==> flow/design.v <==
module rad4_reference(
    input [31:0] x,
    input [10:0] y,
    output [31:0] p
    );
    wire [5:0] sign_factor;
    wire [32:0] PP_5;
    wire [32:0] PP_4;
    wire [32:0] PP_3;
    wire [32:0] PP_2;
    wire [32:0] PP_1;
    wire [32:0] PP_0;
    wire [2:0] tmp1;
    wire [2:0] tmp0;
    assign tmp1 = {y[10],y[10:9]}; 
    assign tmp0 = {y[1:0],1'b0};
    rad4_BE PP5_gen(
        .x1(tmp1),
        .y(x),
        .sign_factor(sign_factor[5]),
        .PP(PP_5)
        );
    rad4_BE PP4_gen(
        .x1(y[9:7]),
        .y(x),
        .sign_factor(sign_factor[4]),
        .PP(PP_4)
        );
    rad4_BE PP3_gen(
        .x1(y[7:5]),
        .y(x),
        .sign_factor(sign_factor[3]),
        .PP(PP_3)
        );
    rad4_BE PP2_gen(
        .x1(y[5:3]),
        .y(x),
        .sign_factor(sign_factor[2]),
        .PP(PP_2)
        );
    rad4_BE PP1_gen(
        .x1(y[3:1]),
        .y(x),
        .sign_factor(sign_factor[1]),
        .PP(PP_1)
        );
    rad4_BE PP0_gen(
        .x1(tmp0),
        .y(x),
        .sign_factor(sign_factor[0]),
        .PP(PP_0)
        );
    PP_add Final(
        .sign_factor(sign_factor),
        .PP_5(PP_5),
        .PP_4(PP_4),
        .PP_3(PP_3),
        .PP_2(PP_2),
        .PP_1(PP_1),
        .PP_0(PP_0),
        .p(p)
        );
endmodule
module rad4_BE(
    input [2:0] x1,
    input [31:0] y,
    output sign_factor,
    output [32:0] PP
    );
    wire one, two, sign;
    code encode_block(
        .one(one),
        .two(two),
        .sign(sign),
        .y2(x1[2]),
        .y1(x1[1]),
        .y0(x1[0])
        );
    wire [32:0] tmp1_pp; 
    assign tmp1_pp = {y[31],y};  
    wire [33:0] out1;
    assign out1[0] = sign;
    genvar i;
    generate
        for ( i = 0; i < 33; i = i+1 )
            begin : pp_rad4_first 
            product pp_pr(tmp1_pp[i],out1[i],one,two,sign,PP[i],out1[i+1]);
            end
    endgenerate
    sgn_gen sign_gen(one,two,sign,sign_factor);
endmodule
module code(one,two,sign,y2,y1,y0);  
	input y2,y1,y0;                     
	output one,two,sign;                
	wire [1:0]k;                        
	xor x1(one,y0,y1);                  
	xor x2(k[1],y2,y1);                 
	not n1(k[0],one);                   
	and a1(two,k[0],k[1]);              
	assign sign=y2;                     
endmodule   
module product(x1,x0,one,two,sign,p,i);
	input x1,x0,sign,one,two;
	output p,i;
	wire [1:0] k;
	xor xo1(i,x1,sign);
	and a1(k[1],i,one);
	and a0(k[0],x0,two);
	or o1(p,k[1],k[0]);
endmodule
module sgn_gen(one,two,sign,sign_factor);
    input sign,one,two;
    output sign_factor;
    wire k;
    or o1(k,one,two);
    and a1(sign_factor,sign,k);
endmodule
module PP_add(
    input [5:0] sign_factor,
    input [32:0] PP_5,
    input [32:0] PP_4,
    input [32:0] PP_3,
    input [32:0] PP_2,
    input [32:0] PP_1,
    input [32:0] PP_0,
    output [31:0] p
    );
    wire [5:0] E_MSB;
    assign E_MSB[0] = ~ PP_0[32];
    assign E_MSB[1] = ~ PP_1[32];
    assign E_MSB[2] = ~ PP_2[32];
    assign E_MSB[3] = ~ PP_3[32];
    assign E_MSB[4] = ~ PP_4[32];
    assign E_MSB[5] = ~ PP_5[32];
    wire [33:0] sum00_FA;
    wire [33:0] carry00_FA;
    wire [33:0] tmp001_FA;
    wire [33:0] tmp002_FA;
    wire [33:0] tmp003_FA;
    assign tmp001_FA = {E_MSB[0],{3{PP_0[32]}},PP_0[32:4],PP_0[2]};
    assign tmp002_FA = {E_MSB[1],PP_1[32],PP_1[32:2],PP_1[0]};
    assign tmp003_FA = {PP_2,sign_factor[1]};
    genvar i001;
    generate
        for (i001 = 0; i001 < 34; i001 = i001 + 1)
            begin : pp_fad00
            FAd pp_fad(tmp001_FA[i001],tmp002_FA[i001], tmp003_FA[i001], carry00_FA[i001],sum00_FA[i001]);
            end
    endgenerate
    wire [1:0] sum00_HA;
    wire [1:0] carry00_HA;
    wire [1:0] tmp001_HA;
    wire [1:0] tmp002_HA;
    assign tmp001_HA = {1'b1,PP_0[3]};
    assign tmp002_HA = {PP_2[32],PP_1[1]};
    genvar i002;
    generate
        for (i002 = 0; i002 < 2; i002 = i002 + 1)
            begin : pp_had00
            HAd pp_had(tmp001_HA[i002],tmp002_HA[i002],carry00_HA[i002],sum00_HA[i002]);
            end
    endgenerate
    wire [32:0] sum01_FA;
    wire [32:0] carry01_FA;
    wire [32:0] tmp011_FA;
    wire [32:0] tmp012_FA;
    wire [32:0] tmp013_FA;
    assign tmp011_FA = {1'b1,E_MSB[3],PP_3[32],PP_3[32:4],PP_3[2]};
    assign tmp012_FA = {PP_4[32],PP_4[32:2],PP_4[0]};
    assign tmp013_FA = {PP_5[31:0],sign_factor[4]};
    genvar i011;
    generate
        for (i011 = 0; i011 < 33; i011 = i011 + 1)
            begin : pp_fad01
            FAd pp_fad(tmp011_FA[i011],tmp012_FA[i011], tmp013_FA[i011], carry01_FA[i011],sum01_FA[i011]);
            end
    endgenerate
    wire [1:0] sum01_HA;
    wire [1:0] carry01_HA;
    wire [1:0] tmp011_HA;
    wire [1:0] tmp012_HA;
    assign tmp011_HA = {E_MSB[4],PP_3[3]};
    assign tmp012_HA = {PP_5[32],PP_4[1]};
    genvar i012;
    generate
        for (i012 = 0; i012 < 2; i012 = i012 + 1)
            begin : pp_had01
            HAd pp_had(tmp011_HA[i012],tmp012_HA[i012],carry01_HA[i012],sum01_HA[i012]);
            end
    endgenerate
    wire [33:0] sum10_FA;
    wire [33:0] carry10_FA;
    wire [33:0] tmp101_FA;
    wire [33:0] tmp102_FA;
    wire [33:0] tmp103_FA;
    assign tmp101_FA = {E_MSB[2],sum00_HA[1],sum00_FA[33:3],sum00_FA[1]};
    assign tmp102_FA = {carry00_HA[1],carry00_FA[33:2],carry00_HA[0]};
    assign tmp103_FA = {sum01_FA[29:1],sum01_HA[0],sum01_FA[0],PP_3[1:0],sign_factor[2]};
    genvar i010;
    generate
        for (i010 = 0; i010 < 34; i010 = i010 + 1)
            begin : pp_fad10
            FAd pp_fad(tmp101_FA[i010],tmp102_FA[i010], tmp103_FA[i010], carry10_FA[i010],sum10_FA[i010]);
            end
    endgenerate
    wire [1:0] sum10_HA;
    wire [1:0] carry10_HA;
    wire [1:0] tmp101_HA;
    wire [1:0] tmp102_HA;
    assign tmp101_HA = {1'b1,sum00_FA[2]};
    assign tmp102_HA = {sum01_FA[30],carry00_FA[1]};
    genvar i013;
    generate
        for (i013 = 0; i013 < 2; i013 = i013 + 1)
            begin : pp_had11
            HAd pp_had(tmp101_HA[i013],tmp102_HA[i013],carry10_HA[i013],sum10_HA[i013]);
            end
    endgenerate
    wire [32:0] sum20_FA;
    wire [32:0] carry20_FA;
    wire [32:0] tmp201_FA;
    wire [32:0] tmp202_FA;
    wire [32:0] tmp203_FA;
    assign tmp201_FA = {carry10_HA[1],sum10_HA[1],sum10_FA[33:4],sum10_FA[1]};
    assign tmp202_FA = {sum01_FA[31],carry10_FA[33:3],carry10_HA[0]};
    assign tmp203_FA = {carry01_FA[30:1],carry01_HA[0],carry01_FA[0],sign_factor[3]};
    genvar i020;
    generate
        for (i020 = 0; i020 < 33; i020 = i020 + 1)
            begin : pp_fad20
            FAd pp_fad(tmp201_FA[i020],tmp202_FA[i020], tmp203_FA[i020], carry20_FA[i020],sum20_FA[i020]);
            end
    endgenerate
    wire [3:0] sum20_HA;
    wire [3:0] carry20_HA;
    wire [3:0] tmp201_HA;
    wire [3:0] tmp202_HA;
    assign tmp201_HA = {sum01_HA[1],sum01_FA[32],sum10_FA[3:2]};
    assign tmp202_HA = {carry01_FA[32:31],carry10_FA[2:1]};
    genvar i021;
    generate
        for (i021 = 0; i021 < 4; i021 = i021 + 1)
            begin : pp_had21
            HAd pp_had(tmp201_HA[i021],tmp202_HA[i021],carry20_HA[i021],sum20_HA[i021]);
            end
    endgenerate
    wire  sum30_FA;
    wire  carry30_FA;
    FAd pp_fad(sum20_FA[2],carry20_FA[1], sign_factor[5], carry30_FA,sum30_FA);
    wire [32:0] sum30_HA;
    wire [32:0] carry30_HA;
    wire [32:0] tmp301_HA;
    wire [32:0] tmp302_HA;
    assign tmp301_HA = {carry01_HA[1],sum20_HA[3:2],sum20_FA[32:3]};
    assign tmp302_HA = {carry20_HA[3:2],carry20_FA[32:2]};
    genvar i031;
    generate
        for (i031 = 0; i031 < 33; i031 = i031 + 1)
            begin : pp_had31
            HAd pp_had(tmp301_HA[i031],tmp302_HA[i031],carry30_HA[i031],sum30_HA[i031]);
            end
    endgenerate
    wire [44:0] tmp_sum;
    wire [44:0] tmp_add1;
    wire [44:0] tmp_add2;
    assign tmp_add1 = {1'b0,sum30_HA,sum30_FA,sum20_FA[1],sum20_HA[1:0],sum20_FA[0],sum10_HA[0],sum10_FA[0],sum00_HA[0],sum00_FA[0],PP_0[1:0]};
    assign tmp_add2 = {carry30_HA,carry30_FA,1'b0,carry20_HA[1:0],carry20_FA[0],1'b0,carry10_FA[0],1'b0,carry00_FA[0],2'b0,sign_factor[0]}; 
    assign tmp_sum = tmp_add1 + tmp_add2;
    assign p = tmp_sum[41:10];
endmodule
module FAd(a,b,c,cy,sm);
	input a,b,c;
	output cy,sm;
	wire x,y,z;
	xor x1(x,a,b);
	xor x2(sm,x,c);
	and a1(y,a,b);
	and a2(z,x,c);
	or o1(cy,y,z);
endmodule 
module HAd(a,b,cy,sm);
	input a,b;
	output cy,sm;
	xor x1(sm,a,b);
	and a1(cy,a,b);
endmodule 
module rad4_reference1(
    input [31:0] x,
    input [10:0] y,
    output [31:0] p
    );
    wire [5:0] sign_factor;
    wire [32:0] PP_5;
    wire [32:0] PP_4;
    wire [32:0] PP_3;
    wire [32:0] PP_2;
    wire [32:0] PP_1;
    wire [32:0] PP_0;
    wire [2:0] tmp1;
    wire [2:0] tmp0;
    assign tmp1 = {y[10],y[10:9]}; 
    assign tmp0 = {y[1:0],1'b0};
    rad4_BE1 PP5_gen(
        .x1(tmp1),
        .y(x),
        .sign_factor(sign_factor[5]),
        .PP(PP_5)
        );
    rad4_BE1 PP4_gen(
        .x1(y[9:7]),
        .y(x),
        .sign_factor(sign_factor[4]),
        .PP(PP_4)
        );
    rad4_BE1 PP3_gen(
        .x1(y[7:5]),
        .y(x),
        .sign_factor(sign_factor[3]),
        .PP(PP_3)
        );
    rad4_BE1 PP2_gen(
        .x1(y[5:3]),
        .y(x),
        .sign_factor(sign_factor[2]),
        .PP(PP_2)
        );
    rad4_BE1 PP1_gen(
        .x1(y[3:1]),
        .y(x),
        .sign_factor(sign_factor[1]),
        .PP(PP_1)
        );
    rad4_BE1 PP0_gen(
        .x1(tmp0),
        .y(x),
        .sign_factor(sign_factor[0]),
        .PP(PP_0)
        );
    PP_add1 Final(
        .sign_factor(sign_factor),
        .PP_5(PP_5),
        .PP_4(PP_4),
        .PP_3(PP_3),
        .PP_2(PP_2),
        .PP_1(PP_1),
        .PP_0(PP_0),
        .p(p)
        );
endmodule
module rad4_BE1(
    input [2:0] x1,
    input [31:0] y,
    output sign_factor,
    output [32:0] PP
    );
    wire one, two, sign;
    code1 encode1_block(
        .one(one),
        .two(two),
        .sign(sign),
        .y2(x1[2]),
        .y1(x1[1]),
        .y0(x1[0])
        );
    wire [32:0] tmp1_pp; 
    assign tmp1_pp = {y[31],y};  
    wire [33:0] out1;
    assign out1[0] = sign;
    genvar i;
    generate
        for ( i = 0; i < 33; i = i+1 )
            begin : pp_rad4_first 
            product1 pp_pr(tmp1_pp[i],out1[i],one,two,sign,PP[i],out1[i+1]);
            end
    endgenerate
    assign sign_factor = sign & (one | two);
endmodule
module code1(one,two,sign,y2,y1,y0);  
	input y2,y1,y0;                     
	output one,two,sign;                
	wire [1:0]k;                        
	xor x1(one,y0,y1);                  
	xor x2(k[1],y2,y1);                 
	not n1(k[0],one);                   
	and a1(two,k[0],k[1]);              
	assign sign=y2;                     
endmodule   
module product1(x1,x0,one,two,sign,p,i);
	input x1,x0,sign,one,two;
	output p,i;
	wire [1:0] k;
	xor xo1(i,x1,sign);
	and a1(k[1],i,one);
	and a0(k[0],x0,two);
	or o1(p,k[1],k[0]);
endmodule
module PP_add1(
    input [5:0] sign_factor,
    input [32:0] PP_5,
    input [32:0] PP_4,
    input [32:0] PP_3,
    input [32:0] PP_2,
    input [32:0] PP_1,
    input [32:0] PP_0,
    output [31:0] p
    );
    wire [5:0] E_MSB;
    assign E_MSB[0] = ~ PP_0[32];
    assign E_MSB[1] = ~ PP_1[32];
    assign E_MSB[2] = ~ PP_2[32];
    assign E_MSB[3] = ~ PP_3[32];
    assign E_MSB[4] = ~ PP_4[32];
    assign E_MSB[5] = ~ PP_5[32];
    wire [33:0] sum00_FA;
    wire [33:0] carry00_FA;
    wire [33:0] tmp001_FA;
    wire [33:0] tmp002_FA;
    wire [33:0] tmp003_FA;
    assign tmp001_FA = {E_MSB[0],{3{PP_0[32]}},PP_0[32:4],PP_0[2]};
    assign tmp002_FA = {E_MSB[1],PP_1[32],PP_1[32:2],PP_1[0]};
    assign tmp003_FA = {PP_2,sign_factor[1]};
    genvar i001;
    generate
        for (i001 = 0; i001 < 34; i001 = i001 + 1)
            begin : pp_FAd100
            FAd1 pp_FAd1(tmp001_FA[i001],tmp002_FA[i001], tmp003_FA[i001], carry00_FA[i001],sum00_FA[i001]);
            end
    endgenerate
    wire [1:0] sum00_HA;
    wire [1:0] carry00_HA;
    wire [1:0] tmp001_HA;
    wire [1:0] tmp002_HA;
    assign tmp001_HA = {1'b1,PP_0[3]};
    assign tmp002_HA = {PP_2[32],PP_1[1]};
    genvar i002;
    generate
        for (i002 = 0; i002 < 2; i002 = i002 + 1)
            begin : pp_HAd100
            HAd1 pp_HAd1(tmp001_HA[i002],tmp002_HA[i002],carry00_HA[i002],sum00_HA[i002]);
            end
    endgenerate
    wire [32:0] sum01_FA;
    wire [32:0] carry01_FA;
    wire [32:0] tmp011_FA;
    wire [32:0] tmp012_FA;
    wire [32:0] tmp013_FA;
    assign tmp011_FA = {1'b1,E_MSB[3],PP_3[32],PP_3[32:4],PP_3[2]};
    assign tmp012_FA = {PP_4[32],PP_4[32:2],PP_4[0]};
    assign tmp013_FA = {PP_5[31:0],sign_factor[4]};
    genvar i011;
    generate
        for (i011 = 0; i011 < 33; i011 = i011 + 1)
            begin : pp_FAd101
            FAd1 pp_FAd1(tmp011_FA[i011],tmp012_FA[i011], tmp013_FA[i011], carry01_FA[i011],sum01_FA[i011]);
            end
    endgenerate
    wire [1:0] sum01_HA;
    wire [1:0] carry01_HA;
    wire [1:0] tmp011_HA;
    wire [1:0] tmp012_HA;
    assign tmp011_HA = {E_MSB[4],PP_3[3]};
    assign tmp012_HA = {PP_5[32],PP_4[1]};
    genvar i012;
    generate
        for (i012 = 0; i012 < 2; i012 = i012 + 1)
            begin : pp_HAd101
            HAd1 pp_HAd1(tmp011_HA[i012],tmp012_HA[i012],carry01_HA[i012],sum01_HA[i012]);
            end
    endgenerate
    wire [33:0] sum10_FA;
    wire [33:0] carry10_FA;
    wire [33:0] tmp101_FA;
    wire [33:0] tmp102_FA;
    wire [33:0] tmp103_FA;
    assign tmp101_FA = {E_MSB[2],sum00_HA[1],sum00_FA[33:3],sum00_FA[1]};
    assign tmp102_FA = {carry00_HA[1],carry00_FA[33:2],carry00_HA[0]};
    assign tmp103_FA = {sum01_FA[29:1],sum01_HA[0],sum01_FA[0],PP_3[1:0],sign_factor[2]};
    genvar i010;
    generate
        for (i010 = 0; i010 < 34; i010 = i010 + 1)
            begin : pp_FAd110
            FAd1 pp_FAd1(tmp101_FA[i010],tmp102_FA[i010], tmp103_FA[i010], carry10_FA[i010],sum10_FA[i010]);
            end
    endgenerate
    wire [1:0] sum10_HA;
    wire [1:0] carry10_HA;
    wire [1:0] tmp101_HA;
    wire [1:0] tmp102_HA;
    assign tmp101_HA = {1'b1,sum00_FA[2]};
    assign tmp102_HA = {sum01_FA[30],carry00_FA[1]};
    genvar i013;
    generate
        for (i013 = 0; i013 < 2; i013 = i013 + 1)
            begin : pp_HAd111
            HAd1 pp_HAd1(tmp101_HA[i013],tmp102_HA[i013],carry10_HA[i013],sum10_HA[i013]);
            end
    endgenerate
    wire [32:0] sum20_FA;
    wire [32:0] carry20_FA;
    wire [32:0] tmp201_FA;
    wire [32:0] tmp202_FA;
    wire [32:0] tmp203_FA;
    assign tmp201_FA = {carry10_HA[1],sum10_HA[1],sum10_FA[33:4],sum10_FA[1]};
    assign tmp202_FA = {sum01_FA[31],carry10_FA[33:3],carry10_HA[0]};
    assign tmp203_FA = {carry01_FA[30:1],carry01_HA[0],carry01_FA[0],sign_factor[3]};
    genvar i020;
    generate
        for (i020 = 0; i020 < 33; i020 = i020 + 1)
            begin : pp_FAd120
            FAd1 pp_FAd1(tmp201_FA[i020],tmp202_FA[i020], tmp203_FA[i020], carry20_FA[i020],sum20_FA[i020]);
            end
    endgenerate
    wire [3:0] sum20_HA;
    wire [3:0] carry20_HA;
    wire [3:0] tmp201_HA;
    wire [3:0] tmp202_HA;
    assign tmp201_HA = {sum01_HA[1],sum01_FA[32],sum10_FA[3:2]};
    assign tmp202_HA = {carry01_FA[32:31],carry10_FA[2:1]};
    genvar i021;
    generate
        for (i021 = 0; i021 < 4; i021 = i021 + 1)
            begin : pp_HAd121
            HAd1 pp_HAd1(tmp201_HA[i021],tmp202_HA[i021],carry20_HA[i021],sum20_HA[i021]);
            end
    endgenerate
    wire  sum30_FA;
    wire  carry30_FA;
    FAd1 pp_FAd1(sum20_FA[2],carry20_FA[1], sign_factor[5], carry30_FA,sum30_FA);
    wire [32:0] sum30_HA;
    wire [32:0] carry30_HA;
    wire [32:0] tmp301_HA;
    wire [32:0] tmp302_HA;
    assign tmp301_HA = {carry01_HA[1],sum20_HA[3:2],sum20_FA[32:3]};
    assign tmp302_HA = {carry20_HA[3:2],carry20_FA[32:2]};
    genvar i031;
    generate
        for (i031 = 0; i031 < 33; i031 = i031 + 1)
            begin : pp_HAd131
            HAd1 pp_HAd1(tmp301_HA[i031],tmp302_HA[i031],carry30_HA[i031],sum30_HA[i031]);
            end
    endgenerate
    wire [44:0] tmp_sum;
    wire [44:0] tmp_add1;
    wire [44:0] tmp_add2;
    assign tmp_add1 = {1'b0,sum30_HA,sum30_FA,sum20_FA[1],sum20_HA[1:0],sum20_FA[0],sum10_HA[0],sum10_FA[0],sum00_HA[0],sum00_FA[0],PP_0[1:0]};
    assign tmp_add2 = {carry30_HA,carry30_FA,1'b0,carry20_HA[1:0],carry20_FA[0],1'b0,carry10_FA[0],1'b0,carry00_FA[0],2'b0,sign_factor[0]}; 
    assign tmp_sum = tmp_add1 + tmp_add2;
    assign p = tmp_sum[41:10];
endmodule
module FAd1(a,b,c,cy,sm);
	input a,b,c;
	output cy,sm;
	wire x,y,z;
	xor x1(x,a,b);
	xor x2(sm,x,c);
	and a1(y,a,b);
	and a2(z,x,c);
	or o1(cy,y,z);
endmodule 
module HAd1(a,b,cy,sm);
	input a,b;
	output cy,sm;
	xor x1(sm,a,b);
	and a1(cy,a,b);
endmodule 
module rad4_reference2(
    input [31:0] x,
    input [10:0] y,
    output [31:0] p
    );
    wire [5:0] sign_factor;
    wire [32:0] PP_5;
    wire [32:0] PP_4;
    wire [32:0] PP_3;
    wire [32:0] PP_2;
    wire [32:0] PP_1;
    wire [32:0] PP_0;
    wire [2:0] tmp1;
    wire [2:0] tmp0;
    assign tmp1 = {y[10],y[10:9]}; 
    assign tmp0 = {y[1:0],1'b0};
    rad4_BE2 PP5_gen(
        .x1(tmp1),
        .y(x),
        .sign_factor(sign_factor[5]),
        .PP(PP_5)
        );
    rad4_BE2 PP4_gen(
        .x1(y[9:7]),
        .y(x),
        .sign_factor(sign_factor[4]),
        .PP(PP_4)
        );
    rad4_BE2 PP3_gen(
        .x1(y[7:5]),
        .y(x),
        .sign_factor(sign_factor[3]),
        .PP(PP_3)
        );
    rad4_BE2 PP2_gen(
        .x1(y[5:3]),
        .y(x),
        .sign_factor(sign_factor[2]),
        .PP(PP_2)
        );
    rad4_BE2 PP1_gen(
        .x1(y[3:1]),
        .y(x),
        .sign_factor(sign_factor[1]),
        .PP(PP_1)
        );
    rad4_BE2 PP0_gen(
        .x1(tmp0),
        .y(x),
        .sign_factor(sign_factor[0]),
        .PP(PP_0)
        );
    PP_add2 Final(
        .sign_factor(sign_factor),
        .PP_5(PP_5),
        .PP_4(PP_4),
        .PP_3(PP_3),
        .PP_2(PP_2),
        .PP_1(PP_1),
        .PP_0(PP_0),
        .p(p)
        );
endmodule
module rad4_BE2(
    input [2:0] x1,
    input [31:0] y,
    output sign_factor,
    output [32:0] PP
    );
    wire one, two, sign;
    code2 encode2_block(
        .one(one),
        .two(two),
        .sign(sign),
        .y2(x1[2]),
        .y1(x1[1]),
        .y0(x1[0])
        );
    wire [32:0] tmp1_pp; 
    assign tmp1_pp = {y[31],y};  
    wire [33:0] out1;
    assign out1[0] = sign;
    genvar i;
    generate
        for ( i = 0; i < 33; i = i+1 )
            begin : pp_rad4_first 
            product2 pp_pr(tmp1_pp[i],out1[i],one,two,sign,PP[i],out1[i+1]);
            end
    endgenerate
    assign sign_factor = sign & (one | two);
endmodule
module code2(one,two,sign,y2,y1,y0);  
	input y2,y1,y0;                     
	output one,two,sign;                
	wire [1:0]k;                        
	xor x1(one,y0,y1);                  
	xor x2(k[1],y2,y1);                 
	not n1(k[0],one);                   
	and a1(two,k[0],k[1]);              
	assign sign=y2;                     
endmodule   
module product2(x1,x0,one,two,sign,p,i);
	input x1,x0,sign,one,two;
	output p,i;
	wire [1:0] k;
	xor xo1(i,x1,sign);
	and a1(k[1],i,one);
	and a0(k[0],x0,two);
	or o1(p,k[1],k[0]);
endmodule
module PP_add2(
    input [5:0] sign_factor,
    input [32:0] PP_5,
    input [32:0] PP_4,
    input [32:0] PP_3,
    input [32:0] PP_2,
    input [32:0] PP_1,
    input [32:0] PP_0,
    output [31:0] p
    );
    wire [5:0] E_MSB;
    assign E_MSB[0] = ~ PP_0[32];
    assign E_MSB[1] = ~ PP_1[32];
    assign E_MSB[2] = ~ PP_2[32];
    assign E_MSB[3] = ~ PP_3[32];
    assign E_MSB[4] = ~ PP_4[32];
    assign E_MSB[5] = ~ PP_5[32];
    wire [33:0] sum00_FA;
    wire [33:0] carry00_FA;
    wire [33:0] tmp001_FA;
    wire [33:0] tmp002_FA;
    wire [33:0] tmp003_FA;
    assign tmp001_FA = {E_MSB[0],{3{PP_0[32]}},PP_0[32:4],PP_0[2]};
    assign tmp002_FA = {E_MSB[1],PP_1[32],PP_1[32:2],PP_1[0]};
    assign tmp003_FA = {PP_2,sign_factor[1]};
    genvar i001;
    generate
        for (i001 = 0; i001 < 34; i001 = i001 + 1)
            begin : pp_FAd200
            FAd2 pp_FAd2(tmp001_FA[i001],tmp002_FA[i001], tmp003_FA[i001], carry00_FA[i001],sum00_FA[i001]);
            end
    endgenerate
    wire [1:0] sum00_HA;
    wire [1:0] carry00_HA;
    wire [1:0] tmp001_HA;
    wire [1:0] tmp002_HA;
    assign tmp001_HA = {1'b1,PP_0[3]};
    assign tmp002_HA = {PP_2[32],PP_1[1]};
    genvar i002;
    generate
        for (i002 = 0; i002 < 2; i002 = i002 + 1)
            begin : pp_HAd200
            HAd2 pp_HAd2(tmp001_HA[i002],tmp002_HA[i002],carry00_HA[i002],sum00_HA[i002]);
            end
    endgenerate
    wire [32:0] sum01_FA;
    wire [32:0] carry01_FA;
    wire [32:0] tmp011_FA;
    wire [32:0] tmp012_FA;
    wire [32:0] tmp013_FA;
    assign tmp011_FA = {1'b1,E_MSB[3],PP_3[32],PP_3[32:4],PP_3[2]};
    assign tmp012_FA = {PP_4[32],PP_4[32:2],PP_4[0]};
    assign tmp013_FA = {PP_5[31:0],sign_factor[4]};
    genvar i011;
    generate
        for (i011 = 0; i011 < 33; i011 = i011 + 1)
            begin : pp_FAd201
            FAd2 pp_FAd2(tmp011_FA[i011],tmp012_FA[i011], tmp013_FA[i011], carry01_FA[i011],sum01_FA[i011]);
            end
    endgenerate
    wire [1:0] sum01_HA;
    wire [1:0] carry01_HA;
    wire [1:0] tmp011_HA;
    wire [1:0] tmp012_HA;
    assign tmp011_HA = {E_MSB[4],PP_3[3]};
    assign tmp012_HA = {PP_5[32],PP_4[1]};
    genvar i012;
    generate
        for (i012 = 0; i012 < 2; i012 = i012 + 1)
            begin : pp_HAd201
            HAd2 pp_HAd2(tmp011_HA[i012],tmp012_HA[i012],carry01_HA[i012],sum01_HA[i012]);
            end
    endgenerate
    wire [33:0] sum10_FA;
    wire [33:0] carry10_FA;
    wire [33:0] tmp101_FA;
    wire [33:0] tmp102_FA;
    wire [33:0] tmp103_FA;
    assign tmp101_FA = {E_MSB[2],sum00_HA[1],sum00_FA[33:3],sum00_FA[1]};
    assign tmp102_FA = {carry00_HA[1],carry00_FA[33:2],carry00_HA[0]};
    assign tmp103_FA = {sum01_FA[29:1],sum01_HA[0],sum01_FA[0],PP_3[1:0],sign_factor[2]};
    genvar i010;
    generate
        for (i010 = 0; i010 < 34; i010 = i010 + 1)
            begin : pp_FAd210
            FAd2 pp_FAd2(tmp101_FA[i010],tmp102_FA[i010], tmp103_FA[i010], carry10_FA[i010],sum10_FA[i010]);
            end
    endgenerate
    wire [1:0] sum10_HA;
    wire [1:0] carry10_HA;
    wire [1:0] tmp101_HA;
    wire [1:0] tmp102_HA;
    assign tmp101_HA = {1'b1,sum00_FA[2]};
    assign tmp102_HA = {sum01_FA[30],carry00_FA[1]};
    genvar i013;
    generate
        for (i013 = 0; i013 < 2; i013 = i013 + 1)
            begin : pp_HAd211
            HAd2 pp_HAd2(tmp101_HA[i013],tmp102_HA[i013],carry10_HA[i013],sum10_HA[i013]);
            end
    endgenerate
    wire [32:0] sum20_FA;
    wire [32:0] carry20_FA;
    wire [32:0] tmp201_FA;
    wire [32:0] tmp202_FA;
    wire [32:0] tmp203_FA;
    assign tmp201_FA = {carry10_HA[1],sum10_HA[1],sum10_FA[33:4],sum10_FA[1]};
    assign tmp202_FA = {sum01_FA[31],carry10_FA[33:3],carry10_HA[0]};
    assign tmp203_FA = {carry01_FA[30:1],carry01_HA[0],carry01_FA[0],sign_factor[3]};
    genvar i020;
    generate
        for (i020 = 0; i020 < 33; i020 = i020 + 1)
            begin : pp_FAd220
            FAd2 pp_FAd2(tmp201_FA[i020],tmp202_FA[i020], tmp203_FA[i020], carry20_FA[i020],sum20_FA[i020]);
            end
    endgenerate
    wire [3:0] sum20_HA;
    wire [3:0] carry20_HA;
    wire [3:0] tmp201_HA;
    wire [3:0] tmp202_HA;
    assign tmp201_HA = {sum01_HA[1],sum01_FA[32],sum10_FA[3:2]};
    assign tmp202_HA = {carry01_FA[32:31],carry10_FA[2:1]};
    genvar i021;
    generate
        for (i021 = 0; i021 < 4; i021 = i021 + 1)
            begin : pp_HAd221
            HAd2 pp_HAd2(tmp201_HA[i021],tmp202_HA[i021],carry20_HA[i021],sum20_HA[i021]);
            end
    endgenerate
    wire  sum30_FA;
    wire  carry30_FA;
    FAd2 pp_FAd2(sum20_FA[2],carry20_FA[1], sign_factor[5], carry30_FA,sum30_FA);
    wire [32:0] sum30_HA;
    wire [32:0] carry30_HA;
    wire [32:0] tmp301_HA;
    wire [32:0] tmp302_HA;
    assign tmp301_HA = {carry01_HA[1],sum20_HA[3:2],sum20_FA[32:3]};
    assign tmp302_HA = {carry20_HA[3:2],carry20_FA[32:2]};
    genvar i031;
    generate
        for (i031 = 0; i031 < 33; i031 = i031 + 1)
            begin : pp_HAd231
            HAd2 pp_HAd2(tmp301_HA[i031],tmp302_HA[i031],carry30_HA[i031],sum30_HA[i031]);
            end
    endgenerate
    wire [44:0] tmp_sum;
    wire [44:0] tmp_add1;
    wire [44:0] tmp_add2;
    assign tmp_add1 = {1'b0,sum30_HA,sum30_FA,sum20_FA[1],sum20_HA[1:0],sum20_FA[0],sum10_HA[0],sum10_FA[0],sum00_HA[0],sum00_FA[0],PP_0[1:0]};
    assign tmp_add2 = {carry30_HA,carry30_FA,1'b0,carry20_HA[1:0],carry20_FA[0],1'b0,carry10_FA[0],1'b0,carry00_FA[0],2'b0,sign_factor[0]}; 
    assign tmp_sum = tmp_add1 + tmp_add2;
    assign p = tmp_sum[41:10];
endmodule
module FAd2(a,b,c,cy,sm);
	input a,b,c;
	output cy,sm;
	wire x,y,z;
	xor x1(x,a,b);
	xor x2(sm,x,c);
	and a1(y,a,b);
	and a2(z,x,c);
	or o1(cy,y,z);
endmodule 
module HAd2(a,b,cy,sm);
	input a,b;
	output cy,sm;
	xor x1(sm,a,b);
	and a1(cy,a,b);
endmodule 
module rad4_reference3(
    input [31:0] x,
    input [10:0] y,
    output [31:0] p
    );
    wire [5:0] sign_factor;
    wire [32:0] PP_5;
    wire [32:0] PP_4;
    wire [32:0] PP_3;
    wire [32:0] PP_2;
    wire [32:0] PP_1;
    wire [32:0] PP_0;
    wire [2:0] tmp1;
    wire [2:0] tmp0;
    assign tmp1 = {y[10],y[10:9]}; 
    assign tmp0 = {y[1:0],1'b0};
    rad4_BE3 PP5_gen(
        .x1(tmp1),
        .y(x),
        .sign_factor(sign_factor[5]),
        .PP(PP_5)
        );
    rad4_BE3 PP4_gen(
        .x1(y[9:7]),
        .y(x),
        .sign_factor(sign_factor[4]),
        .PP(PP_4)
        );
    rad4_BE3 PP3_gen(
        .x1(y[7:5]),
        .y(x),
        .sign_factor(sign_factor[3]),
        .PP(PP_3)
        );
    rad4_BE3 PP2_gen(
        .x1(y[5:3]),
        .y(x),
        .sign_factor(sign_factor[2]),
        .PP(PP_2)
        );
    rad4_BE3 PP1_gen(
        .x1(y[3:1]),
        .y(x),
        .sign_factor(sign_factor[1]),
        .PP(PP_1)
        );
    rad4_BE3 PP0_gen(
        .x1(tmp0),
        .y(x),
        .sign_factor(sign_factor[0]),
        .PP(PP_0)
        );
    PP_add3 Final(
        .sign_factor(sign_factor),
        .PP_5(PP_5),
        .PP_4(PP_4),
        .PP_3(PP_3),
        .PP_2(PP_2),
        .PP_1(PP_1),
        .PP_0(PP_0),
        .p(p)
        );
endmodule
module rad4_BE3(
    input [2:0] x1,
    input [31:0] y,
    output sign_factor,
    output [32:0] PP
    );
    wire one, two, sign;
    code3 encode3_block(
        .one(one),
        .two(two),
        .sign(sign),
        .y2(x1[2]),
        .y1(x1[1]),
        .y0(x1[0])
        );
    wire [32:0] tmp1_pp; 
    assign tmp1_pp = {y[31],y};  
    wire [33:0] out1;
    assign out1[0] = sign;
    genvar i;
    generate
        for ( i = 0; i < 33; i = i+1 )
            begin : pp_rad4_first 
            product3 pp_pr(tmp1_pp[i],out1[i],one,two,sign,PP[i],out1[i+1]);
            end
    endgenerate
    assign sign_factor = sign & (one | two);
endmodule
module code3(one,two,sign,y2,y1,y0);  
	input y2,y1,y0;                     
	output one,two,sign;                
	wire [1:0]k;                        
	xor x1(one,y0,y1);                  
	xor x2(k[1],y2,y1);                 
	not n1(k[0],one);                   
	and a1(two,k[0],k[1]);              
	assign sign=y2;                     
endmodule   
module product3(x1,x0,one,two,sign,p,i);
	input x1,x0,sign,one,two;
	output p,i;
	wire [1:0] k;
	xor xo1(i,x1,sign);
	and a1(k[1],i,one);
	and a0(k[0],x0,two);
	or o1(p,k[1],k[0]);
endmodule
module PP_add3(
    input [5:0] sign_factor,
    input [32:0] PP_5,
    input [32:0] PP_4,
    input [32:0] PP_3,
    input [32:0] PP_2,
    input [32:0] PP_1,
    input [32:0] PP_0,
    output [31:0] p
    );
    wire [5:0] E_MSB;
    assign E_MSB[0] = ~ PP_0[32];
    assign E_MSB[1] = ~ PP_1[32];
    assign E_MSB[2] = ~ PP_2[32];
    assign E_MSB[3] = ~ PP_3[32];
    assign E_MSB[4] = ~ PP_4[32];
    assign E_MSB[5] = ~ PP_5[32];
    wire [33:0] sum00_FA;
    wire [33:0] carry00_FA;
    wire [33:0] tmp001_FA;
    wire [33:0] tmp002_FA;
    wire [33:0] tmp003_FA;
    assign tmp001_FA = {E_MSB[0],{3{PP_0[32]}},PP_0[32:4],PP_0[2]};
    assign tmp002_FA = {E_MSB[1],PP_1[32],PP_1[32:2],PP_1[0]};
    assign tmp003_FA = {PP_2,sign_factor[1]};
    genvar i001;
    generate
        for (i001 = 0; i001 < 34; i001 = i001 + 1)
            begin : pp_FAd300
            FAd3 pp_FAd3(tmp001_FA[i001],tmp002_FA[i001], tmp003_FA[i001], carry00_FA[i001],sum00_FA[i001]);
            end
    endgenerate
    wire [1:0] sum00_HA;
    wire [1:0] carry00_HA;
    wire [1:0] tmp001_HA;
    wire [1:0] tmp002_HA;
    assign tmp001_HA = {1'b1,PP_0[3]};
    assign tmp002_HA = {PP_2[32],PP_1[1]};
    genvar i002;
    generate
        for (i002 = 0; i002 < 2; i002 = i002 + 1)
            begin : pp_HAd300
            HAd3 pp_HAd3(tmp001_HA[i002],tmp002_HA[i002],carry00_HA[i002],sum00_HA[i002]);
            end
    endgenerate
    wire [32:0] sum01_FA;
    wire [32:0] carry01_FA;
    wire [32:0] tmp011_FA;
    wire [32:0] tmp012_FA;
    wire [32:0] tmp013_FA;
    assign tmp011_FA = {1'b1,E_MSB[3],PP_3[32],PP_3[32:4],PP_3[2]};
    assign tmp012_FA = {PP_4[32],PP_4[32:2],PP_4[0]};
    assign tmp013_FA = {PP_5[31:0],sign_factor[4]};
    genvar i011;
    generate
        for (i011 = 0; i011 < 33; i011 = i011 + 1)
            begin : pp_FAd301
            FAd3 pp_FAd3(tmp011_FA[i011],tmp012_FA[i011], tmp013_FA[i011], carry01_FA[i011],sum01_FA[i011]);
            end
    endgenerate
    wire [1:0] sum01_HA;
    wire [1:0] carry01_HA;
    wire [1:0] tmp011_HA;
    wire [1:0] tmp012_HA;
    assign tmp011_HA = {E_MSB[4],PP_3[3]};
    assign tmp012_HA = {PP_5[32],PP_4[1]};
    genvar i012;
    generate
        for (i012 = 0; i012 < 2; i012 = i012 + 1)
            begin : pp_HAd301
            HAd3 pp_HAd3(tmp011_HA[i012],tmp012_HA[i012],carry01_HA[i012],sum01_HA[i012]);
            end
    endgenerate
    wire [33:0] sum10_FA;
    wire [33:0] carry10_FA;
    wire [33:0] tmp101_FA;
    wire [33:0] tmp102_FA;
    wire [33:0] tmp103_FA;
    assign tmp101_FA = {E_MSB[2],sum00_HA[1],sum00_FA[33:3],sum00_FA[1]};
    assign tmp102_FA = {carry00_HA[1],carry00_FA[33:2],carry00_HA[0]};
    assign tmp103_FA = {sum01_FA[29:1],sum01_HA[0],sum01_FA[0],PP_3[1:0],sign_factor[2]};
    genvar i010;
    generate
        for (i010 = 0; i010 < 34; i010 = i010 + 1)
            begin : pp_FAd310
            FAd3 pp_FAd3(tmp101_FA[i010],tmp102_FA[i010], tmp103_FA[i010], carry10_FA[i010],sum10_FA[i010]);
            end
    endgenerate
    wire [1:0] sum10_HA;
    wire [1:0] carry10_HA;
    wire [1:0] tmp101_HA;
    wire [1:0] tmp102_HA;
    assign tmp101_HA = {1'b1,sum00_FA[2]};
    assign tmp102_HA = {sum01_FA[30],carry00_FA[1]};
    genvar i013;
    generate
        for (i013 = 0; i013 < 2; i013 = i013 + 1)
            begin : pp_HAd311
            HAd3 pp_HAd3(tmp101_HA[i013],tmp102_HA[i013],carry10_HA[i013],sum10_HA[i013]);
            end
    endgenerate
    wire [32:0] sum20_FA;
    wire [32:0] carry20_FA;
    wire [32:0] tmp201_FA;
    wire [32:0] tmp202_FA;
    wire [32:0] tmp203_FA;
    assign tmp201_FA = {carry10_HA[1],sum10_HA[1],sum10_FA[33:4],sum10_FA[1]};
    assign tmp202_FA = {sum01_FA[31],carry10_FA[33:3],carry10_HA[0]};
    assign tmp203_FA = {carry01_FA[30:1],carry01_HA[0],carry01_FA[0],sign_factor[3]};
    genvar i020;
    generate
        for (i020 = 0; i020 < 33; i020 = i020 + 1)
            begin : pp_FAd320
            FAd3 pp_FAd3(tmp201_FA[i020],tmp202_FA[i020], tmp203_FA[i020], carry20_FA[i020],sum20_FA[i020]);
            end
    endgenerate
    wire [3:0] sum20_HA;
    wire [3:0] carry20_HA;
    wire [3:0] tmp201_HA;
    wire [3:0] tmp202_HA;
    assign tmp201_HA = {sum01_HA[1],sum01_FA[32],sum10_FA[3:2]};
    assign tmp202_HA = {carry01_FA[32:31],carry10_FA[2:1]};
    genvar i021;
    generate
        for (i021 = 0; i021 < 4; i021 = i021 + 1)
            begin : pp_HAd321
            HAd3 pp_HAd3(tmp201_HA[i021],tmp202_HA[i021],carry20_HA[i021],sum20_HA[i021]);
            end
    endgenerate
    wire  sum30_FA;
    wire  carry30_FA;
    FAd3 pp_FAd3(sum20_FA[2],carry20_FA[1], sign_factor[5], carry30_FA,sum30_FA);
    wire [32:0] sum30_HA;
    wire [32:0] carry30_HA;
    wire [32:0] tmp301_HA;
    wire [32:0] tmp302_HA;
    assign tmp301_HA = {carry01_HA[1],sum20_HA[3:2],sum20_FA[32:3]};
    assign tmp302_HA = {carry20_HA[3:2],carry20_FA[32:2]};
    genvar i031;
    generate
        for (i031 = 0; i031 < 33; i031 = i031 + 1)
            begin : pp_HAd331
            HAd3 pp_HAd3(tmp301_HA[i031],tmp302_HA[i031],carry30_HA[i031],sum30_HA[i031]);
            end
    endgenerate
    wire [44:0] tmp_sum;
    wire [44:0] tmp_add1;
    wire [44:0] tmp_add2;
    assign tmp_add1 = {1'b0,sum30_HA,sum30_FA,sum20_FA[1],sum20_HA[1:0],sum20_FA[0],sum10_HA[0],sum10_FA[0],sum00_HA[0],sum00_FA[0],PP_0[1:0]};
    assign tmp_add2 = {carry30_HA,carry30_FA,1'b0,carry20_HA[1:0],carry20_FA[0],1'b0,carry10_FA[0],1'b0,carry00_FA[0],2'b0,sign_factor[0]}; 
    assign tmp_sum = tmp_add1 + tmp_add2;
    assign p = tmp_sum[41:10];
endmodule
module FAd3(a,b,c,cy,sm);
	input a,b,c;
	output cy,sm;
	wire x,y,z;
	xor x1(x,a,b);
	xor x2(sm,x,c);
	and a1(y,a,b);
	and a2(z,x,c);
	or o1(cy,y,z);
endmodule 
module HAd3(a,b,cy,sm);
	input a,b;
	output cy,sm;
	xor x1(sm,a,b);
	and a1(cy,a,b);
endmodule 
module fos_exact_tra_v1(
    input [31:0] x_in,
    input [10:0] a1,
    input clk,
    input reset,
    output [31:0] y_out);
    wire [31:0] b1x;
    wire [31:0] a1y;
    wire signed [31:0] sum0_next;
    wire signed [31:0] sum1;
    reg signed [31:0] sum0;
    rad4_reference mult(sum1,a1,a1y);
    assign y_out = sum0 + x_in;
    assign sum1 = y_out;
    assign sum0_next = a1y - x_in;
    always @ (posedge clk)
    if (reset) begin
        sum0 <= 32'b0;
    end else begin
        sum0 <= sum0_next;
    end
endmodule
module fos_exact_v1(
    input [31:0] x_in,
    input [10:0] a1,
    input clk,
    input reset,
    output [31:0] y_out);
    wire signed [31:0] Data_feedforward;
    wire signed [31:0] Data_feedback;
    wire signed [31:0] sum0;
    reg signed  [31:0] Samples_in1; 
    reg signed  [31:0] Samples_in2; 
    reg signed  [31:0] Samples_out; 
    assign Data_feedforward = {Samples_in2}; 
    assign y_out = Samples_in1 - Data_feedforward - Data_feedback; 
    rad4_reference mult(Samples_out,a1,Data_feedback);
   always @ (posedge clk) 
   if(reset == 1) begin
         Samples_in1 <= 0; 
         Samples_in2 <= 0; 
         Samples_out <= 0; 
      end 
   else begin 
      Samples_in1 <= x_in; 
      Samples_in2 <= Samples_in1; 
      Samples_out <= y_out; 
   end 
endmodule
module fos_exact_tra_v2(
    input [31:0] x_in,
    input [10:0] a1,
    input clk,
    input reset,
    output [31:0] y_out);
    wire [31:0] b1x;
    wire [31:0] a1y;
    wire signed [31:0] sum0_next;
    wire signed [31:0] sum1;
    reg signed [31:0] sum0;
    rad4_reference1 mult(sum1,a1,a1y);
    assign y_out = sum0 + x_in;
    assign sum1 = y_out;
    assign sum0_next = a1y - x_in;
    always @ (posedge clk)
    if (reset) begin
        sum0 <= 32'b0;
    end else begin
        sum0 <= sum0_next;
    end
endmodule
module fos_exact_v2(
    input [31:0] x_in,
    input [10:0] a1,
    input clk,
    input reset,
    output [31:0] y_out);
    wire signed [31:0] Data_feedforward;
    wire signed [31:0] Data_feedback;
    wire signed [31:0] sum0;
    reg signed  [31:0] Samples_in1; 
    reg signed  [31:0] Samples_in2; 
    reg signed  [31:0] Samples_out; 
    assign Data_feedforward = {Samples_in2}; 
    assign y_out = Samples_in1 - Data_feedforward - Data_feedback; 
    rad4_reference1 mult(Samples_out,a1,Data_feedback);
   always @ (posedge clk) 
   if(reset == 1) begin
         Samples_in1 <= 0; 
         Samples_in2 <= 0; 
         Samples_out <= 0; 
      end 
   else begin 
      Samples_in1 <= x_in; 
      Samples_in2 <= Samples_in1; 
      Samples_out <= y_out; 
   end 
endmodule
module fos_exact_tra_v3(
    input [31:0] x_in,
    input [10:0] a1,
    input [10:0] b1,
    input clk,
    input reset,
    output [31:0] y_out);
    wire [31:0] b1x;
    wire [31:0] a1y;
    wire signed [31:0] sum0_next;
    wire signed [31:0] sum1;
    reg signed [31:0] sum0;
    rad4_reference2 mult(x_in,b1,b1x);
    rad4_reference2 mult2(sum1,a1,a1y);
    assign y_out = sum0 + x_in;
    assign sum1 = y_out;
    assign sum0_next = b1x + a1y;
    always @ (posedge clk)
    if (reset) begin
        sum0 <= 32'b0;
    end else begin
        sum0 <= sum0_next;
    end
endmodule
module fos_exact_v3(
    input [31:0] x_in,
    input [10:0] a1,
    input [10:0] b1,
    input clk,
    input reset,
    output [31:0] y_out);
    wire signed [31:0] Data_feedforward;
    wire signed [31:0] Data_feedback;
    wire signed [31:0] sum0;
    reg signed  [31:0] Samples_in1; 
    reg signed  [31:0] Samples_in2; 
    reg signed  [31:0] Samples_out; 
    assign y_out = Samples_in1 + Data_feedforward - Data_feedback; 
    rad4_reference2 mult(Samples_out,a1,Data_feedback);
    rad4_reference2 mult1(Samples_in2,b1,Data_feedforward);                     
   always @ (posedge clk) 
   if(reset == 1) begin
         Samples_in1 <= 0; 
         Samples_in2 <= 0; 
         Samples_out <= 0; 
      end 
   else begin 
      Samples_in1 <= x_in; 
      Samples_in2 <= Samples_in1; 
      Samples_out <= y_out; 
   end 
endmodule
module fos_exact_tra_v4(
    input [31:0] x_in,
    input [10:0] a1,
    input clk,
    input reset,
    output [31:0] y_out);
    wire [31:0] b1x;
    wire [31:0] a1y;
    wire signed [31:0] sum0_next;
    wire signed [31:0] sum1;
    reg signed [31:0] sum0;
    rad4_reference3 mult(sum1,a1,a1y);
    assign y_out = sum0 + x_in;
    assign sum1 = y_out;
    assign sum0_next = a1y;
    always @ (posedge clk)
    if (reset) begin
        sum0 <= 32'b0;
    end else begin
        sum0 <= sum0_next;
    end
endmodule
module fos_exact_v4(
    input [31:0] x_in,
    input [10:0] a1,
    input clk,
    input reset,
    output [31:0] y_out);
    wire signed [31:0] Data_feedforward;
    wire signed [31:0] Data_feedback;
    wire signed [31:0] sum0;
    reg signed  [31:0] Samples_in1; 
    reg signed  [31:0] Samples_in2; 
    reg signed  [31:0] Samples_out; 
    assign y_out = Samples_in1 - Data_feedback; 
    rad4_reference3 mult(Samples_out,a1,Data_feedback);
   always @ (posedge clk) 
   if(reset == 1) begin
         Samples_in1 <= 0; 
         Samples_in2 <= 0; 
         Samples_out <= 0; 
      end 
   else begin 
      Samples_in1 <= x_in; 
      Samples_in2 <= Samples_in1; 
      Samples_out <= y_out; 
   end 
endmodule
module a_filter_reference_32x11(
    input [31:0] x_in,
    input clk,
    input [5:0] reset,
    output [31:0] y_out);
    wire [10:0] a1_1;
    wire [10:0] a1_2;
    wire [10:0] a1_3;
    wire [10:0] a1_4;
    wire [10:0] b1;
    assign a1_1 = -11'sd208;
    assign a1_2 = -11'sd1021;
    assign a1_3 = -11'sd930;
    assign a1_4 = -11'sd1010;
    assign b1 = 11'sd307;
    wire [31:0] y_1;
    wire [31:0] y_2;
    wire [31:0] y_3;
    wire [31:0] y_4;
    wire [31:0] y_5;
    fos_exact_v4 first_stage(x_in,a1_4,clk,reset[0],y_1);
    fos_exact_v3 second_stage(y_1,a1_3,b1,clk,reset[1],y_2);
    fos_exact_v2 third_stage(y_2,a1_2,clk,reset[2],y_3);
    fos_exact_v2 fourth_stage(y_3,a1_2,clk,reset[3],y_4);
    fos_exact_v1 fifth_stage(y_4,a1_1,clk,reset[4],y_5);
    fos_exact_v1 sixth_stage(y_5,a1_1,clk,reset[5],y_out);
endmodule
* Reports on a_filter_reference_32x11
The steps from the RTL of a_filter_reference_32x11 to its reports follow in flow order.
Line numbers count from 1 in the design file above.
Operators: Yosys type, input widths -> output width; for muxes data width and select width s.
Cell names lack the library's common part.
The mark n/a stands for no value.
- Top :: a_filter_reference_32x11
- Clock input :: clk
- Cell library :: sky130hd
- Corner :: tt_025C_1v80

* Word-level counts
Yosys after proc, flatten, opt, wreduce and memory -nomap, before mapping. Enables and synchronous resets that opt folds into registers are not counted as muxes. Memory bits, and registers merged into a memory's read port (data or address), are not among the register bits. Print and check cells are not counted. Equal cells are merged and count once.
- Flip-flop bits (word level) :: 544
- Output and inout bits :: 32
- Cells after elaboration :: 3106
- Add/subtract/negate cells :: 18
- Bitwise operators :: 3071
** Operator list (number)
- $xor 1x1->1 :: 1277
- $and 1x1->1 :: 1261
- $sub 32x32->32 :: 10
- $or 1x1->1 :: 298
- $add 42x42->42 :: 7
- $not 1->1 :: 235
- $add 32x32->32 :: 1

* Logic depth
Longest topological path by Yosys (ltp), each cell counted once; first at word level (registers and memories cut), then after technology mapping (sequential cells cut; the memories' decode and read muxes count).
- Depth after elaboration :: 14
- ABC_AREA :: 0
- Depth in mapped cells :: 33
- Mapped depth without buffers :: 33

* Mapped cells and area
The flow's flattened synthesis, as Yosys stat reports it; memories are mapped. The netlist is that of the ABC_AREA named above (0 if unset); the other value can give another one.
The area totals of this step are shown rounded.
** Cell types
- ha_1 :: number 1128, area in all 1.41E+04 um2
- dfxtp_1 :: number 544, area in all 1.09E+04 um2
- fa_1 :: number 430, area in all 8.61E+03 um2
- inv_1 :: number 1581, area in all 5.93E+03 um2
- nor2_1 :: number 625, area in all 2346 um2
- xnor2_1 :: number 222, area in all 1.94E+03 um2
- a21oi_1 :: number 295, area in all 1.48E+03 um2
- a21o_1 :: number 165, area in all 1.24E+03 um2
- xor2_1 :: number 141, area in all 1.23E+03 um2
- o21ai_0 :: number 145, area in all 725.696 um2
- nor2b_1 :: number 109, area in all 681.904 um2
- nand2_1 :: number 147, area in all 551.779 um2
- o21a_1 :: number 57, area in all 427.91 um2
- nor3_1 :: number 84, area in all 420.403 um2
- o21bai_1 :: number 44, area in all 330.317 um2
- nand3_1 :: number 65, area in all 325.312 um2
- nand2b_1 :: number 47, area in all 294.032 um2
- and2_1 :: number 45, area in all 281.52 um2
Not listed: further types 58, cells in them 483.
- Cell count :: 6357
- Synthesis area :: 0.0553 mm2
- Sequential part of the area :: 0.0109 mm2
- Mapped flip-flops :: 544
The figures by module come from a second, unflattened synthesis with its own total; it is not the netlist above.
- Cells (unflattened synthesis) :: 9980
- Area total of the unflattened synthesis :: 0.0954 mm2
Rows give one instance, submodules left out.
** By module
- fos_exact_v1 :: instances 2, cells 607, area 0.00569 mm2
- fos_exact_v2 :: instances 2, cells 607, area 0.00569 mm2
- (no name shown) :: instances 396, cells 2, area 0.0000175 mm2
- (no name shown) :: instances 396, cells 2, area 0.0000175 mm2
- (no name shown) :: instances 396, cells 2, area 0.0000175 mm2
- FAd :: instances 270, cells 1, area 0.00002 mm2
- FAd1 :: instances 270, cells 1, area 0.00002 mm2
- FAd2 :: instances 270, cells 1, area 0.00002 mm2
- fos_exact_v3 :: instances 1, cells 606, area 0.00534 mm2
- PP_add :: instances 2, cells 327, area 0.0022 mm2
- PP_add1 :: instances 2, cells 327, area 0.0022 mm2
- PP_add2 :: instances 2, cells 327, area 0.0022 mm2
- fos_exact_v4 :: instances 1, cells 406, area 0.00354 mm2
- (no name shown) :: instances 198, cells 2, area 0.0000175 mm2
Further modules, not shown: 20.

* Path before layout
Path of least setup slack by OpenSTA after synthesis, without wires, with an ideal clock, recovery checks aside; 20% of the period is set as input and as output delay. Where synthesis merged equal registers, the netlist keeps one of their names.
- Path type :: reg-to-output
- From :: register sixth_stage.Samples_out[10]
- To :: output port y_out[28]
- Period :: 9.0 ns
- Time at the first pin :: 0.000 ns
- Arrival time :: 6.100 ns
- Setup slack :: 1.100 ns
- Path delay :: 6.100 ns
- Stages on the path :: 29
- Period reached after synthesis :: 7.9 ns
"path delay" is the arrival time less input delay plus setup time.
A path that ends at an output port has no setup time.
"stages on the path" counts driving pins, that of a launching flip-flop among them; a cell with two outputs on the path counts twice.
"period reached after synthesis" is the clock period less the worst setup slack; recovery checks do not enter. This is arithmetic on one report: input and output delays are still those of the set period (20% each).
Between the ends stands the longest chain of elaborated cells between them, by number of cells; it is not shown to be the way that was timed. Of several equally long chains one is given.
A line is the first line of the expression or statement that the cell stems from. Yosys adds cells for indexed reads and writes and turns some case tables into memories.
- Cell sequence :: dfxtp_1 > inv_1 > ha_1 > ha_1 > inv_1 > fa_1 > inv_1 > ha_1 > ha_1 > and3_1 > a221o_1 > a21oi_1 > o2bb2ai_1 > a211oi_1 > nor2_1 > a21oi_1 > xnor2_1 > fa_1 > inv_1 > ha_1 > buf_1 > nand2_1 > a21o_1 > a31o_2 > a31oi_1 > o21ai_0 > a21oi_1 > o21ai_0 > o31a_1
- Cells in the longest elaborated chain :: 9
- Elaborated cells on any way between the ends :: 57
- Classes of those cells :: add/sub (2); logic (55)
** RTL lines, path after synthesis
- start, declared :: line 1157 : reg signed  [31:0] Samples_out;
- start, assigned :: line 1165 : Samples_out <= 0;
- start, assigned :: line 1170 : Samples_out <= y_out;
- $not 1->1
- $xor 1x1->1 :: line 275 : xor x1(x,a,b);
- $xor 1x1->1 :: line 276 : xor x2(sm,x,c);
- $xor 1x1->1 :: line 275
- $and 1x1->1 :: line 278 : and a2(z,x,c);
- $or 1x1->1 :: line 279 : or o1(cy,y,z);
- $xor 1x1->1 :: line 284 : xor x1(sm,a,b);
- $add 42x42->42 :: line 268 : assign tmp_sum = tmp_add1 + tmp_add2;
- $sub 32x32->32 :: line 1159 : assign y_out = Samples_in1 - Data_feedforward - Data_feedback;
- end, declared :: line 1326 : output [31:0] y_out);

* Worst path after layout
Path of least setup slack in the final report of run 1 (OpenROAD, finished layout, wires in). Where an end is a register, its clock arrival counts in the times.
- Path type :: reg-to-output
- From :: register sixth_stage.Samples_out[4]
- To :: output port y_out[26]
- Period :: 8.86 ns
- Time at the first pin :: 0.66 ns
- Arrival time :: 6.75 ns
- Setup slack :: 0.34 ns
- Stages on the path :: 31
Between the ends stands the longest chain of elaborated cells between them, by number of cells; it is not shown to be the way that was timed. Of several equally long chains one is given.
- Cell sequence :: dfxtp_2 > inv_2 > ha_4 > ha_4 > inv_1 > fa_1 > inv_2 > ha_4 > ha_4 > nand3_4 > nor4_4 > o2111ai_2 > a21oi_4 > nand2b_4 > and2_4 > o21a_1 > nor2_2 > xnor2_2 > fa_1 > inv_2 > ha_4 > a21o_1 > a21oi_2 > nor3b_2 > a31o_4 > a31oi_4 > o21ai_2 > a21boi_2 > o21a_1 > o31a_1 > buf_2
- Cells in the longest elaborated chain :: 9
- Elaborated cells on any way between the ends :: 50
- Classes of those cells :: add/sub (2); logic (48)
** RTL lines, path after layout
- start, declared :: line 1157 : reg signed  [31:0] Samples_out;
- start, assigned :: line 1165 : Samples_out <= 0;
- start, assigned :: line 1170 : Samples_out <= y_out;
- $not 1->1
- $xor 1x1->1 :: line 275 : xor x1(x,a,b);
- $xor 1x1->1 :: line 276 : xor x2(sm,x,c);
- $xor 1x1->1 :: line 275
- $and 1x1->1 :: line 278 : and a2(z,x,c);
- $or 1x1->1 :: line 279 : or o1(cy,y,z);
- $xor 1x1->1 :: line 284 : xor x1(sm,a,b);
- $add 42x42->42 :: line 268 : assign tmp_sum = tmp_add1 + tmp_add2;
- $sub 32x32->32 :: line 1159 : assign y_out = Samples_in1 - Data_feedforward - Data_feedback;
- end, declared :: line 1326 : output [31:0] y_out);

Wiki page: a_filter_reference_32x11 / flow data

3 stored runs of a_filter_reference_32x11 in the flow (synthesis by Yosys, layout by OpenROAD, sky130hd cells), in arbitrary order. Constraints: input delay and output delay 20% of the set period each, output load 0.01 pF.
"clock period reached" is the run's clock period less its worst setup slack. It is reckoned from that one timing run; input and output delays stay at 20% of the period that was set.
"worst setup path time" is the time allowed to the run's worst setup path (the clock period less input and output delay, where it has them) less its slack. Clock arrival times count: a late capture clock shortens it, a late launch clock lengthens it.
Values from the reports are rounded here.

** Run 1
- Settings :: CORE_UTILIZATION=40; SETUP_SLACK_MARGIN=2.51; period_ns=8.86; CAP_MARGIN=20; CORE_MARGIN=2; SLEW_MARGIN=20
- Utilization :: 0.49
- Worst setup path time :: 6.75 ns
- Worst setup path type :: reg-to-output
- Standard-cell area of the final layout :: 0.0673 mm2
- Clock period reached :: 8.521 ns
- Worst-case hold slack :: 0.438 ns
- Cell area after synthesis :: 0.0553 mm2
- Post-route setup TNS :: 0.000 ns
- Area of the die :: 0.141 mm2
- Setup slack of the worst path :: 0.339 ns

** Run 2
- Settings :: CELL_PAD_IN_SITES_DETAIL_PLACEMENT=1; CELL_PAD_IN_SITES_GLOBAL_PLACEMENT=2; CTS_CLUSTER_DIAMETER=33; MIN_ROUTING_LAYER=met2; SLEW_MARGIN=30; period_ns=9.0; CAP_MARGIN=20; CORE_MARGIN=2; CORE_UTILIZATION=40
- Utilization :: 0.47
- Worst setup path time :: 6.95 ns
- Worst setup path type :: reg-to-output
- Standard-cell area of the final layout :: 0.0646 mm2
- Clock period reached :: 8.749 ns
- Worst-case hold slack :: 0.450 ns
- Cell area after synthesis :: 0.0553 mm2
- Post-route setup TNS :: 0.000 ns
- Area of the die :: 0.141 mm2
- Setup slack of the worst path :: 0.251 ns

** Run 3
- Settings :: ABC_AREA=1; CAP_MARGIN=20; CELL_PAD_IN_SITES_GLOBAL_PLACEMENT=3; CORE_ASPECT_RATIO=1.52; CORE_UTILIZATION=46; CTS_CLUSTER_DIAMETER=79; CTS_CLUSTER_SIZE=85; GPL_ROUTABILITY_DRIVEN=0; GPL_TIMING_DRIVEN=1; MAX_ROUTING_LAYER=met4; SLEW_MARGIN=15; TNS_END_PERCENT=55; period_ns=6.45; CORE_MARGIN=2
- Outcome :: unfinished; error GPL-0301 in placement
